==> flow/design.v <==
module bufferDepth1 #(
    parameter WIDTH = 64
) (
    input clk, reset,
    input wrEnable, rdEnable,
    input [WIDTH-1:0] dataIn,
    output [WIDTH-1:0] dataOut,
    output full, empty
);
    reg [WIDTH-1:0] memory;                      
    reg fullFlag;                                
    assign full = fullFlag;
    assign empty = ~fullFlag;
    assign dataOut = memory;                     
    always @(posedge clk) begin
        if (reset) begin
            memory <= 0;
            fullFlag <= 0;
        end
        else begin
            if (wrEnable & (!fullFlag)) begin
                memory <= dataIn;
                fullFlag <= 1;
            end
            if (rdEnable & fullFlag) begin
                fullFlag <= 0;
            end
        end
    end
endmodule
module rotating_prioritizer (
    input clk, reset,
    input polarity,
    input req0, req1,
    output grant0, grant1
);
    reg grantReg0, grantReg1;
    assign grant0 = grantReg0;
    assign grant1 = grantReg1;
    reg lastGrant0, lastGrant1;
    reg reqF0, reqF1;
    reg grantF0, grantF1;
    always @(*) begin
        if (reqF0) begin
            grantF0 = 1;
            grantF1 = 0;
        end
        else begin
            grantF0 = 0;
            grantF1 = reqF1;
        end
    end
    always @(*) begin
        if (polarity) begin
            if (lastGrant1) begin
                {reqF0, reqF1} = {req0, req1};
                {grantReg0, grantReg1} = {grantF0, grantF1};              
            end
            else begin
                {reqF0, reqF1} = {req1, req0};
                {grantReg0, grantReg1} = {grantF1, grantF0};
            end
        end
        else begin  
            if (lastGrant0) begin
                {reqF0, reqF1} = {req0, req1};
                {grantReg0, grantReg1} = {grantF0, grantF1};              
            end
            else begin
                {reqF0, reqF1} = {req1, req0};
                {grantReg0, grantReg1} = {grantF1, grantF0};
            end
        end
    end
    always @(posedge clk) begin
        if (reset) begin
            lastGrant0 <= 1;  
            lastGrant1 <= 1;
        end
        else begin
            if (polarity) begin
                if (~req0 || ~req1) begin  
                    lastGrant1 <= 1;
                end
                else begin
                    if (grantReg0) begin
                        lastGrant1 <= 0;
                    end
                    if (grantReg1) begin
                        lastGrant1 <= 1;
                    end
                end
            end
            else begin  
                if (~req0 || ~req1) begin  
                    lastGrant0 <= 1;
                end
                else begin
                    if (grantReg0) begin
                        lastGrant0 <= 0;
                    end
                    if (grantReg1) begin
                        lastGrant0 <= 1;
                    end
                end
            end
        end
    end
endmodule
module cardinal_router 
#(
    parameter PACKET_SIZE = 64
)
(
    input clk, reset,                     
    output polarity,
    input cwsi,                          
    output cwri,                         
    input [PACKET_SIZE - 1:0] cwdi,      
    input ccwsi,                         
    output ccwri,                        
    input [PACKET_SIZE - 1:0] ccwdi,     
    input pesi,                          
    output peri,                         
    input [PACKET_SIZE - 1:0] pedi,      
    output cwso,                         
    input cwro,                          
    output [PACKET_SIZE - 1:0] cwdo,     
    output ccwso,                        
    input ccwro,                         
    output [PACKET_SIZE - 1:0] ccwdo,    
    output peso,                         
    input pero,                          
    output [PACKET_SIZE - 1:0] pedo      
);
    wire fullCwi0, fullCwi1, fullCcwi0, fullCcwi1, fullPei0, fullPei1;
    wire emptyCwi0, emptyCwi1, emptyCcwi0, emptyCcwi1, emptyPei0, emptyPei1;
    reg rdEnableCwi0, rdEnableCwi1, rdEnableCcwi0, rdEnableCcwi1, rdEnablePei0, rdEnablePei1;
    reg wrEnableCwi0, wrEnableCwi1, wrEnableCcwi0, wrEnableCcwi1, wrEnablePei0, wrEnablePei1;
    wire [PACKET_SIZE - 1:0] dataCwi0, dataCwi1, dataCcwi0, dataCcwi1, dataPei0, dataPei1;
    bufferDepth1 bufCwi0
    (
        .clk(clk),
        .reset(reset),
        .full(fullCwi0),
        .empty(emptyCwi0),
        .rdEnable(rdEnableCwi0),
        .wrEnable(wrEnableCwi0),
        .dataIn(cwdi),
        .dataOut(dataCwi0)
    );
    bufferDepth1 bufCwi1
    (
        .clk(clk),
        .reset(reset),
        .full(fullCwi1),
        .empty(emptyCwi1),
        .rdEnable(rdEnableCwi1),
        .wrEnable(wrEnableCwi1),
        .dataIn(cwdi),
        .dataOut(dataCwi1)
    );
    bufferDepth1 bufCcwi0
    (
        .clk(clk),
        .reset(reset),
        .full(fullCcwi0),
        .empty(emptyCcwi0),
        .rdEnable(rdEnableCcwi0),
        .wrEnable(wrEnableCcwi0),
        .dataIn(ccwdi),
        .dataOut(dataCcwi0)
    );
    bufferDepth1 bufCcwi1
    (
        .clk(clk),
        .reset(reset),
        .full(fullCcwi1),
        .empty(emptyCcwi1),
        .rdEnable(rdEnableCcwi1),
        .wrEnable(wrEnableCcwi1),
        .dataIn(ccwdi),
        .dataOut(dataCcwi1)
    );
    bufferDepth1 bufPei0
    (
        .clk(clk),
        .reset(reset),
        .full(fullPei0),
        .empty(emptyPei0),
        .rdEnable(rdEnablePei0),
        .wrEnable(wrEnablePei0),
        .dataIn(pedi),
        .dataOut(dataPei0)
    );   
    bufferDepth1 bufPei1
    (
        .clk(clk),
        .reset(reset),
        .full(fullPei1),
        .empty(emptyPei1),
        .rdEnable(rdEnablePei1),
        .wrEnable(wrEnablePei1),
        .dataIn(pedi),
        .dataOut(dataPei1)
    ); 
    wire fullCwo0, fullCwo1, fullCcwo0, fullCcwo1, fullPeo0, fullPeo1;
    wire emptyCwo0, emptyCwo1, emptyCcwo0, emptyCcwo1, emptyPeo0, emptyPeo1;
    wire rdEnableCwo0, rdEnableCwo1, rdEnableCcwo0, rdEnableCcwo1, rdEnablePeo0, rdEnablePeo1;
    reg wrEnableCwo0, wrEnableCwo1, wrEnableCcwo0, wrEnableCcwo1, wrEnablePeo0, wrEnablePeo1;
    reg [PACKET_SIZE - 1:0] dataInCwo0, dataInCwo1, dataInCcwo0, dataInCcwo1, dataInPeo0, dataInPeo1;
    wire [PACKET_SIZE - 1:0] dataOutCwo0, dataOutCwo1, dataOutCcwo0, dataOutCcwo1, dataOutPeo0, dataOutPeo1;
    bufferDepth1 bufCwo0
    (
        .clk(clk),
        .reset(reset),
        .full(fullCwo0),
        .empty(emptyCwo0),
        .rdEnable(rdEnableCwo0),
        .wrEnable(wrEnableCwo0),
        .dataIn(dataInCwo0),
        .dataOut(dataOutCwo0)
    );
    bufferDepth1 bufCwo1
    (
        .clk(clk),
        .reset(reset),
        .full(fullCwo1),
        .empty(emptyCwo1),
        .rdEnable(rdEnableCwo1),
        .wrEnable(wrEnableCwo1),
        .dataIn(dataInCwo1),
        .dataOut(dataOutCwo1)
    );
    bufferDepth1 bufCcwo0
    (
        .clk(clk),
        .reset(reset),
        .full(fullCcwo0),
        .empty(emptyCcwo0),
        .rdEnable(rdEnableCcwo0),
        .wrEnable(wrEnableCcwo0),
        .dataIn(dataInCcwo0),
        .dataOut(dataOutCcwo0)
    );
    bufferDepth1 bufCcwo1
    (
        .clk(clk),
        .reset(reset),
        .full(fullCcwo1),
        .empty(emptyCcwo1),
        .rdEnable(rdEnableCcwo1),
        .wrEnable(wrEnableCcwo1),
        .dataIn(dataInCcwo1),
        .dataOut(dataOutCcwo1)
    );
    bufferDepth1 bufPeo0
    (
        .clk(clk),
        .reset(reset),
        .full(fullPeo0),
        .empty(emptyPeo0),
        .rdEnable(rdEnablePeo0),
        .wrEnable(wrEnablePeo0),
        .dataIn(dataInPeo0),
        .dataOut(dataOutPeo0)
    );   
    bufferDepth1 bufPeo1
    (
        .clk(clk),
        .reset(reset),
        .full(fullPeo1),
        .empty(emptyPeo1),
        .rdEnable(rdEnablePeo1),
        .wrEnable(wrEnablePeo1),
        .dataIn(dataInPeo1),
        .dataOut(dataOutPeo1)
    );  
    reg reqCwiCwo, reqCwiPeo;
    reg reqCcwiCcwo, reqCcwiPeo;
    reg reqPeiCwo, reqPeiCcwo;
    wire grantCwiCwo, grantCwiPeo; 
    wire grantCcwiCcwo, grantCcwiPeo;
    wire grantPeiCwo, grantPeiCcwo;
    rotating_prioritizer arbiterCwo
    (
        .clk(clk),
        .reset(reset),
        .polarity(polarity),
        .req0(reqCwiCwo),
        .req1(reqPeiCwo),
        .grant0(grantCwiCwo),
        .grant1(grantPeiCwo)
    );
    rotating_prioritizer arbiterCcwo
    (
        .clk(clk),
        .reset(reset),
        .polarity(polarity),
        .req0(reqCcwiCcwo),
        .req1(reqPeiCcwo),
        .grant0(grantCcwiCcwo),
        .grant1(grantPeiCcwo)
    );
    rotating_prioritizer arbiterPeo
    (
        .clk(clk),
        .reset(reset),
        .polarity(polarity),
        .req0(reqCwiPeo),
        .req1(reqCcwiPeo),
        .grant0(grantCwiPeo),
        .grant1(grantCcwiPeo)
    );
    reg cwriReg, ccwriReg, periReg;
    reg cwsoReg, ccwsoReg, pesoReg;
    reg polarityReg;
    assign cwri     = cwriReg;
    assign ccwri    = ccwriReg;
    assign peri     = periReg;
    assign cwso     = cwsoReg;
    assign ccwso    = ccwsoReg;
    assign peso     = pesoReg;
    assign cwdo = (polarityReg == 0)   ? dataOutCwo1   : dataOutCwo0;
    assign ccwdo = (polarityReg == 0)  ? dataOutCcwo1  : dataOutCcwo0;  
    assign pedo = (polarityReg == 0)   ? dataOutPeo1   : dataOutPeo0; 
    assign rdEnableCwo0     = (polarityReg == 1)   ? (cwsoReg & cwro)      : 0;
    assign rdEnableCwo1     = (polarityReg == 0)   ? (cwsoReg & cwro)      : 0;
    assign rdEnableCcwo0    = (polarityReg == 1)   ? (ccwsoReg & ccwro)    : 0;  
    assign rdEnableCcwo1    = (polarityReg == 0)   ? (ccwsoReg & ccwro)    : 0;  
    assign rdEnablePeo0     = (polarityReg == 1)   ? (pesoReg & pero)      : 0;
    assign rdEnablePeo1     = (polarityReg == 0)   ? (pesoReg & pero)      : 0;  
    assign polarity = polarityReg;
    always @(posedge clk) begin
        if (reset) begin
            polarityReg <= 0;
        end
        else begin
            polarityReg <= ~polarityReg;
        end
    end
    always @(*) begin
        if(polarityReg == 0) begin
            if(emptyCwi1) begin 
                cwriReg = 1;
            end
            else begin 
                cwriReg = 0;
            end
            if(emptyCcwi1) begin 
                ccwriReg = 1;
            end
            else begin 
                ccwriReg = 0;
            end
            if(emptyPei1) begin 
                periReg = 1; 
            end
            else begin 
                periReg = 0;
            end
        end
        else begin  
            if(emptyCwi0) begin 
                cwriReg = 1;
            end
            else begin 
                cwriReg = 0;
            end
            if(emptyCcwi0) begin 
                ccwriReg = 1;
            end
            else begin 
                ccwriReg = 0;
            end
            if(emptyPei0) begin 
                periReg = 1;
            end
            else begin 
                periReg = 0;
            end
        end
    end
    always @(*) begin
        if(polarityReg == 0) begin
            wrEnableCwi0 = 0;
            wrEnableCcwi0 = 0;
            wrEnablePei0 = 0;
            if(cwsi && cwriReg) begin 
                wrEnableCwi1 = 1;
            end
            else begin 
                wrEnableCwi1 = 0;
            end
            if(ccwsi && ccwriReg) begin
                wrEnableCcwi1 = 1;
            end
            else begin 
                wrEnableCcwi1 = 0; 
            end
            if(pesi && periReg) begin 
                wrEnablePei1 = 1;
            end
            else begin 
                wrEnablePei1 = 0;   
            end
        end
        else begin
            wrEnableCwi1 = 0;
            wrEnableCcwi1 = 0;
            wrEnablePei1 = 0;
            if(cwsi && cwriReg) begin 
                wrEnableCwi0 = 1;
            end
            else begin 
                wrEnableCwi0 = 0;
            end
            if(ccwsi && ccwriReg) begin 
                wrEnableCcwi0 = 1;
            end
            else begin 
                wrEnableCcwi0 = 0; 
            end
            if(pesi && periReg) begin 
                wrEnablePei0 = 1;
            end
            else begin 
                wrEnablePei0 = 0; 
            end
        end 
    end
    always @(*) begin
        reqCwiCwo = 0;
        reqCwiPeo = 0;
        reqCcwiCcwo = 0;
        reqCcwiPeo = 0;
        reqPeiCwo = 0;
        reqPeiCcwo = 0;
        if(polarityReg == 0) begin  
            if(fullCwi0 && (dataCwi0[48] == 1) && emptyCwo0) begin 
                reqCwiCwo = 1;
            end
            if(fullCwi0 && (dataCwi0[48] == 0) && emptyPeo0) begin 
                reqCwiPeo = 1;
            end
            if(fullCcwi0 && (dataCcwi0[48] == 1) && emptyCcwo0) begin 
                reqCcwiCcwo = 1;
            end
            if(fullCcwi0 && (dataCcwi0[48] == 0) && emptyPeo0) begin 
                reqCcwiPeo = 1;
            end
            if(fullPei0 && (dataPei0[62] == 0) && emptyCwo0) begin 
                reqPeiCwo = 1;
            end
            if(fullPei0 && (dataPei0[62] == 1) && emptyCcwo0) begin 
                reqPeiCcwo = 1;
            end
        end
        else begin  
            if(fullCwi1 && (dataCwi1[48] == 1) && emptyCwo1) begin 
                reqCwiCwo = 1;
            end
            if(fullCwi1 && (dataCwi1[48] == 0) && emptyPeo1) begin 
                reqCwiPeo = 1;
            end
            if(fullCcwi1 && (dataCcwi1[48] == 1) && emptyCcwo1) begin 
                reqCcwiCcwo = 1;
            end
            if(fullCcwi1 && (dataCcwi1[48] == 0) && emptyPeo1) begin 
                reqCcwiPeo = 1;
            end
            if(fullPei1 && (dataPei1[62] == 0) && emptyCwo1) begin 
                reqPeiCwo = 1;
            end
            if(fullPei1 && (dataPei1[62] == 1) && emptyCcwo1) begin 
                reqPeiCcwo = 1;
            end
        end
    end
    always @(*) begin
        rdEnableCwi0 = 0;
        rdEnableCwi1 = 0;
        rdEnableCcwi0 = 0;
        rdEnableCcwi1 = 0;
        rdEnablePei0 = 0;
        rdEnablePei1 = 0;
        wrEnableCwo0 = 0;
        wrEnableCwo1 = 0;
        wrEnableCcwo0 = 0;
        wrEnableCcwo1 = 0;
        wrEnablePeo0 = 0;
        wrEnablePeo1 = 0;
        dataInCwo0 = 64'bx;
        dataInCwo1 = 64'bx;
        dataInCcwo0 = 64'bx;
        dataInCcwo1 = 64'bx;
        dataInPeo0 = 64'bx;
        dataInPeo1 = 64'bx;
        if(polarityReg == 0)  
        begin
            if(grantCwiCwo) begin                            
                rdEnableCwi0 = 1;
                wrEnableCwo0 = 1;
                dataInCwo0 = dataCwi0;                       
                dataInCwo0[55-:8] = dataCwi0[55-:8] >> 1;    
            end
            if(grantCwiPeo) begin
                rdEnableCwi0 = 1;
                wrEnablePeo0 = 1;
                dataInPeo0 = dataCwi0;
                dataInPeo0[55-:8] = dataCwi0[55-:8] >> 1;
            end
            if(grantCcwiCcwo) begin
                rdEnableCcwi0 = 1;
                wrEnableCcwo0 = 1;
                dataInCcwo0 = dataCcwi0;
                dataInCcwo0[55-:8] = dataCcwi0[55-:8] >> 1;
            end
            if(grantCcwiPeo) begin
                rdEnableCcwi0 = 1;
                wrEnablePeo0 = 1;
                dataInPeo0 = dataCcwi0;
                dataInPeo0[55-:8] = dataCcwi0[55-:8] >> 1;
            end
            if(grantPeiCwo) begin
                rdEnablePei0 = 1;
                wrEnableCwo0 = 1;
                dataInCwo0 = dataPei0;
                dataInCwo0[55-:8] = dataPei0[55-:8] >> 1;
            end
            if(grantPeiCcwo) begin
                rdEnablePei0 = 1;
                wrEnableCcwo0 = 1;
                dataInCcwo0 = dataPei0;
                dataInCcwo0[55-:8] = dataPei0[55-:8] >> 1;
            end
        end
        else  
        begin
            if(grantCwiCwo) begin
                rdEnableCwi1 = 1;
                wrEnableCwo1 = 1;
                dataInCwo1 = dataCwi1;
                dataInCwo1[55-:8] = dataCwi1[55-:8] >> 1;
            end
            if(grantCwiPeo) begin
                rdEnableCwi1 = 1;
                wrEnablePeo1 = 1;
                dataInPeo1 = dataCwi1;
                dataInPeo1[55-:8] = dataCwi1[55-:8] >> 1;
            end
            if(grantCcwiCcwo) begin
                rdEnableCcwi1 = 1;
                wrEnableCcwo1 = 1;
                dataInCcwo1 = dataCcwi1;
                dataInCcwo1[55-:8] = dataCcwi1[55-:8] >> 1;
            end
            if(grantCcwiPeo) begin
                rdEnableCcwi1 = 1;
                wrEnablePeo1 = 1;
                dataInPeo1 = dataCcwi1;
                dataInPeo1[55-:8] = dataCcwi1[55-:8] >> 1;
            end
            if(grantPeiCwo) begin
                rdEnablePei1 = 1;
                wrEnableCwo1 = 1;
                dataInCwo1 = dataPei1;
                dataInCwo1[55-:8] = dataPei1[55-:8] >> 1;
            end
            if(grantPeiCcwo) begin
                rdEnablePei1 = 1;
                wrEnableCcwo1 = 1;
                dataInCcwo1 = dataPei1;
                dataInCcwo1[55-:8] = dataPei1[55-:8] >> 1;
            end
        end
    end
    always @(*) begin
        cwsoReg     = (polarityReg == 0) ? (fullCwo1 & cwro)   : (fullCwo0 & cwro);
        ccwsoReg    = (polarityReg == 0) ? (fullCcwo1 & ccwro) : (fullCcwo0 & ccwro);  
        pesoReg     = (polarityReg == 0) ? (fullPeo1 & pero)   : (fullPeo0 & pero);    
    end 
endmodule 
# --- Step by step through the tools: cardinal_router ---
# Tool output for the design above before and after an edit, in the order of the flow.
# "before" refers to lines of the RTL above, "after" to lines of the edited file.
# "change": "after" minus "before" as printed here. "rel_change_pct": 100 x difference / "before".
# Operators carry their Yosys type and port widths (W data, S select, Z words).
# Cell names lack the library's common part.
setup:
  design: "cardinal_router"
  clk_port: "clk"
  lib: "sky130hd"
  lib_corner: "tt_025C_1v80"

# --- Diff ---
# The edit as a unified diff against the file above.
# A script made this edit. It changes what the design does and was not meant as an optimisation.
# begin of diff
@@ -323,5 +323,7 @@
     assign peso     = pesoReg;
     assign cwdo = (polarityReg == 0)   ? dataOutCwo1   : dataOutCwo0;
-    assign ccwdo = (polarityReg == 0)  ? dataOutCcwo1  : dataOutCcwo0;  
+    reg [PACKET_SIZE - 1:0] ccwdo_s1;
+    always @(posedge clk) ccwdo_s1 <= (polarityReg == 0)  ? dataOutCcwo1  : dataOutCcwo0;  
+    assign ccwdo = ccwdo_s1;
     assign pedo = (polarityReg == 0)   ? dataOutPeo1   : dataOutPeo0; 
     assign rdEnableCwo0     = (polarityReg == 1)   ? (cwsoReg & cwro)      : 0;
# end of diff

# --- Elaborated design ---
# Counts by Yosys on the flattened word-level netlist (proc, flatten, opt, wreduce; memories kept). Register bits leave out memories and registers merged into their read ports (data or address). Print and check cells are left out. Cells with the same type and inputs are merged into one.
classes:
  columns: ["element", "before", "after", "change", "rel_change_pct"]
  rows:
  - ["n_reduce_logical", 63, 63, 0, 0.00]
  - ["n_logic", 52, 52, 0, 0.00]
  - ["mux", 151, 151, 0, 0.00]
ops:
  columns: ["cell", "before", "after", "change", "rel_change_pct"]
  rows:
  - ["$mux W1", 94, 94, 0, 0.00]
  - ["$and A1 B1 Y1", 33, 33, 0, 0.00]
  - ["$logic_and A1 B1 Y1", 27, 27, 0, 0.00]
  - ["$mux W8", 24, 24, 0, 0.00]
  - ["$not A1 Y1", 19, 19, 0, 0.00]
  - ["$logic_not A1 Y1", 12, 12, 0, 0.00]
  - ["$mux W2", 12, 12, 0, 0.00]
  - ["$mux W48", 12, 12, 0, 0.00]
  - ["$reduce_or A2 Y1", 12, 12, 0, 0.00]
  - ["$mux W64", 9, 9, 0, 0.00]
  - ["$reduce_and A2 Y1", 6, 6, 0, 0.00]
  - ["$logic_or A1 B1 Y1", 3, 3, 0, 0.00]
  - ["$reduce_bool A3 Y1", 3, 3, 0, 0.00]
bits:
  columns: ["element", "before", "after", "change", "rel_change_pct"]
  rows:
  - ["input_bits", 200, 200, 0, 0.00]
  - ["output_inout_bits", 199, 199, 0, 0.00]
  - ["regBits", 787, 851, 64, 8.13]
  - ["elab_cells", 297, 298, 1, 0.34]

# --- Longest topological paths ---
# Yosys ltp: most cells in a row. Word level: on the elaborated netlist, between registers, memories and ports. Mapped: between sequential cells and ports; inverters and the memories' decode and read muxes count.
logic_depth:
  columns: ["element", "before", "after", "change", "rel_change_pct"]
  rows:
  - ["ltp_word", 15, 15, 0, 0.00]
  - ["abc_area", "0", "0", null, null]
  - ["depth_mapped", 11, 11, 0, 0.00]
  - ["mapped_depth_nobuf", 6, 6, 0, 0.00]

# --- Netlist ---
# The flow's flattened synthesis, as Yosys stat reports it; memories are mapped. The netlist is that of the ABC_AREA named above (0 if unset); the other value can give another one.
synth_totals:
  columns: ["element", "before", "after", "change", "rel_change_pct"]
  rows:
  - ["cell_count", 3655, 3718, 63, 1.72]
  - ["n_buf", 313, 313, 0, 0.00]
  - ["flip_flops", 779, 842, 63, 8.09]
  - ["yosys_area_mm2", 0.0326225, 0.0338837, 0.0012612, 3.87]
  - ["seq_area_mm2", 0.015595, 0.0168562, 0.0012612, 8.09]
types:
  columns: ["cell_type", "before", "after", "change", "rel_change_pct"]
  rows:
  - ["dfxtp_1", 779, 842, 63, 8.09]
  - ["clkbuf_1", 221, 222, 1, 0.45]
  - ["buf_1", 9, 8, -1, -11.11]
  - ["nand2_1", 786, 786, 0, 0.00]
  - ["a21oi_1", 394, 394, 0, 0.00]
  - ["nor2_1", 342, 342, 0, 0.00]
  - ["mux2i_1", 321, 321, 0, 0.00]
  - ["a211oi_1", 317, 317, 0, 0.00]
  - ["mux2_2", 192, 192, 0, 0.00]
  - ["and2_1", 64, 64, 0, 0.00]
  - ["buf_2", 57, 57, 0, 0.00]
  - ["a221o_1", 32, 32, 0, 0.00]
  - ["a221o_2", 31, 31, 0, 0.00]
  - ["buf_4", 17, 17, 0, 0.00]
  - ["o21ai_0", 12, 12, 0, 0.00]
  - ["inv_1", 8, 8, 0, 0.00]
  - ["buf_6", 6, 6, 0, 0.00]
  - ["or2_2", 6, 6, 0, 0.00]
# The list need not be complete.
# By module: a second synthesis without flattening, with its own total; a netlist apart from the flattened one above.
unflattened:
  columns: ["element", "before", "after", "change", "rel_change_pct"]
  rows:
  - ["cells_unflattened", 4286, 4350, 64, 1.49]
  - ["hier_area_mm2", 0.0453497, 0.046631, 0.0012813, 2.83]
# Rows give one instance, submodules left out.
modules_before:
  columns: ["mod", "mod_area_mm2", "mod_seq_area_mm2", "n_cells", "n_inst"]
  rows:
  - ["bufferDepth1", 0.003103, 0.0013012, 296, 12]
  - ["cardinal_router", 0.0077837, 0.00002, 698, 1]
  - ["rotating_prioritizer", 0.0001101, 0.00004, 12, 3]
modules_after:
  columns: ["mod", "mod_area_mm2", "mod_seq_area_mm2", "n_cells", "n_inst"]
  rows:
  - ["bufferDepth1", 0.003103, 0.0013012, 296, 12]
  - ["cardinal_router", 0.0090649, 0.0013012, 762, 1]
  - ["rotating_prioritizer", 0.0001101, 0.00004, 12, 3]

# --- Path before layout ---
# Path of least setup slack by OpenSTA after synthesis, without wires, with an ideal clock, recovery checks aside; 20% of the period is set as input and as output delay. Where synthesis merged equal registers, the netlist keeps one of their names.
synth_path:
  columns: ["element", "before", "after", "change", "rel_change_pct"]
  rows:
  - ["kind", "register to output", "register to output", null, null]
  - ["startpoint", "reg polarityReg", "reg polarityReg", null, null]
  - ["endpoint", "out ccwdo[10]", "out cwdo[34]", null, null]
  - ["path_buffers", 5, 5, 0, 0.00]
  - ["tclk_ns", 4.0, 4.0, 0.0, 0.00]
  - ["delay_ns", 2.173, 2.173, 0.000, 0.00]
  - ["launch_ns", 0.000, 0.000, 0.000, null]
  - ["output_delay_ns", 0.800, 0.800, 0.000, 0.00]
  - ["driving_pins", 7, 7, 0, 0.00]
  - ["t_arrival_ns", 2.173, 2.173, 0.000, 0.00]
  - ["required_time_ns", 3.200, 3.200, 0.000, 0.00]
  - ["path_slack_ns", 1.027, 1.027, 0.000, null]
  - ["period_less_setup_slack_ns", 2.973, 2.973, 0.000, 0.00]
# "delay_ns" is the arrival time less input delay plus setup time.
# A path that ends at an output port has no setup time.
# "driving_pins": output pins that drive a net of the path, with the launching flip-flop's if there is one; two outputs of one cell count as two.
# "period_less_setup_slack_ns" is the clock period less the worst setup slack; recovery checks do not enter. This is arithmetic on one report: input and output delays are still those of the set period (20% each).
# Between the ends stands the longest chain of elaborated cells between them, by number of cells; it is not shown to be the way that was timed. Of several equally long chains one is given.
# A line is the first line of the expression or statement that the cell stems from. Yosys adds cells for indexed reads and writes and turns some case tables into memories.
synth_via_before:
  cell_sequence: "dfxtp_1 buf_2 buf_2 clkbuf_1 clkbuf_1 clkbuf_1 mux2_2"
  elab_chain_len: 1
  cone_cells: 1
  lines_between: 1
  classes_between: "mux: 1"
synth_lines_before:
  columns: ["element", "line", "text"]
  rows:
  - ["start: declaration", 317, "reg polarityReg;"]
  - ["start: assignment", 336, "polarityReg <= 0;"]
  - ["start: assignment", 339, "polarityReg <= ~polarityReg;"]
  - ["$mux W64", 325, "assign ccwdo = (polarityReg == 0)  ? dataOutCcwo1  : dataOutCcwo0;"]
  - ["end: declaration", 131, "output [PACKET_SIZE - 1:0] ccwdo,"]
synth_via_after:
  cell_sequence: "dfxtp_1 buf_2 buf_2 clkbuf_1 clkbuf_1 clkbuf_1 mux2_2"
  elab_chain_len: 1
  cone_cells: 1
  lines_between: 1
  classes_between: "mux: 1"
synth_lines_after:
  columns: ["element", "line", "text"]
  rows:
  - ["start: declaration", 317, "reg polarityReg;"]
  - ["start: assignment", 338, "polarityReg <= 0;"]
  - ["start: assignment", 341, "polarityReg <= ~polarityReg;"]
  - ["$mux W64", 324, "assign cwdo = (polarityReg == 0)   ? dataOutCwo1   : dataOutCwo0;"]
  - ["end: declaration", 128, "output [PACKET_SIZE - 1:0] cwdo,"]

# --- Timing after layout ---
# From the final timing report of the runs of pair A: the path of least setup slack in the routed layout; clock arrival at registers is part of the times.
layout_path:
  columns: ["element", "before", "after", "change", "rel_change_pct"]
  rows:
  - ["kind", "register to output", "register to output", null, null]
  - ["startpoint", "reg polarityReg", "reg polarityReg", null, null]
  - ["endpoint", "out ccwdo[13]", "out cwdo[12]", null, null]
  - ["driving_pins", 4, 4, 0, 0.00]
  - ["tclk_ns", 4.0, 4.0, 0.0, 0.00]
  - ["launch_ns", 0.63, 0.62, -0.01, -1.59]
  - ["required_time_ns", 3.20, 3.20, 0.00, 0.00]
  - ["path_buffers", 2, 2, 0, 0.00]
  - ["path_slack_ns", 0.42, 0.22, -0.20, null]
  - ["t_arrival_ns", 2.78, 2.98, 0.20, 7.19]
  - ["output_delay_ns", 0.80, 0.80, 0.00, 0.00]
# Between the ends stands the longest chain of elaborated cells between them, by number of cells; it is not shown to be the way that was timed. Of several equally long chains one is given.
layout_via_before:
  cell_sequence: "dfxtp_4 buf_4 mux2_2 clkdlybuf4s50_1"
  elab_chain_len: 1
  cone_cells: 1
  lines_between: 1
  classes_between: "mux: 1"
layout_lines_before:
  columns: ["element", "line", "text"]
  rows:
  - ["start: declaration", 317, "reg polarityReg;"]
  - ["start: assignment", 336, "polarityReg <= 0;"]
  - ["start: assignment", 339, "polarityReg <= ~polarityReg;"]
  - ["$mux W64", 325, "assign ccwdo = (polarityReg == 0)  ? dataOutCcwo1  : dataOutCcwo0;"]
  - ["end: declaration", 131, "output [PACKET_SIZE - 1:0] ccwdo,"]
layout_via_after:
  cell_sequence: "dfxtp_4 buf_4 mux2_2 clkdlybuf4s50_1"
  elab_chain_len: 1
  cone_cells: 1
  lines_between: 1
  classes_between: "mux: 1"
layout_lines_after:
  columns: ["element", "line", "text"]
  rows:
  - ["start: declaration", 317, "reg polarityReg;"]
  - ["start: assignment", 338, "polarityReg <= 0;"]
  - ["start: assignment", 341, "polarityReg <= ~polarityReg;"]
  - ["$mux W64", 324, "assign cwdo = (polarityReg == 0)   ? dataOutCwo1   : dataOutCwo0;"]
  - ["end: declaration", 128, "output [PACKET_SIZE - 1:0] cwdo,"]

# --- Measured runs ---
# Both versions went through the flow (Yosys, OpenROAD) with the same settings in each pair. Constraints: input delay and output delay 20% of the set period each, output load 0.01 pF.
settings_pair_A:
  CORE_UTILIZATION: 40
  period_ns: 4.0
  CAP_MARGIN: 20
  CORE_MARGIN: 2
  SLEW_MARGIN: 20
results_pair_A:
  columns: ["element", "before", "after", "change", "rel_change_pct"]
  rows:
  - ["hold_ws_ns", 0.463, 0.434, -0.029, null]
  - ["tns_ns", 0.000, 0.000, 0.000, null]
  - ["final_cell_area_mm2", 0.0402474, 0.041924, 0.0016766, 4.17]
  - ["die_mm2", 0.0838566, 0.0870545, 0.0031979, 3.81]
  - ["worstSetupSlack_ns", 0.419, 0.221, -0.198, null]
  - ["util_frac", 0.499, 0.5, 0.001, null]
  - ["synth_chip_area_mm2", 0.0326225, 0.0338837, 0.0012612, 3.87]
settings_pair_B:
  ABC_AREA: 1
  CORE_UTILIZATION: 41
  MAX_ROUTING_LAYER: "met4"
  PLACE_DENSITY_LB_ADDON: 0.26
  period_ns: 4.02
  CAP_MARGIN: 20
  CORE_MARGIN: 2
  SLEW_MARGIN: 20
results_pair_B:
  columns: ["element", "before", "after", "change", "rel_change_pct"]
  rows:
  - ["hold_ws_ns", 0.461, 0.446, -0.015, null]
  - ["tns_ns", 0.000, 0.000, 0.000, null]
  - ["final_cell_area_mm2", 0.0434004, 0.0451808, 0.0017804, 4.10]
  - ["die_mm2", 0.090114, 0.0932295, 0.0031155, 3.46]
  - ["worstSetupSlack_ns", 0.218, 0.160, -0.058, null]
  - ["util_frac", 0.499, 0.502, 0.003, null]
  - ["synth_chip_area_mm2", 0.0359682, 0.0372295, 0.0012613, 3.51]
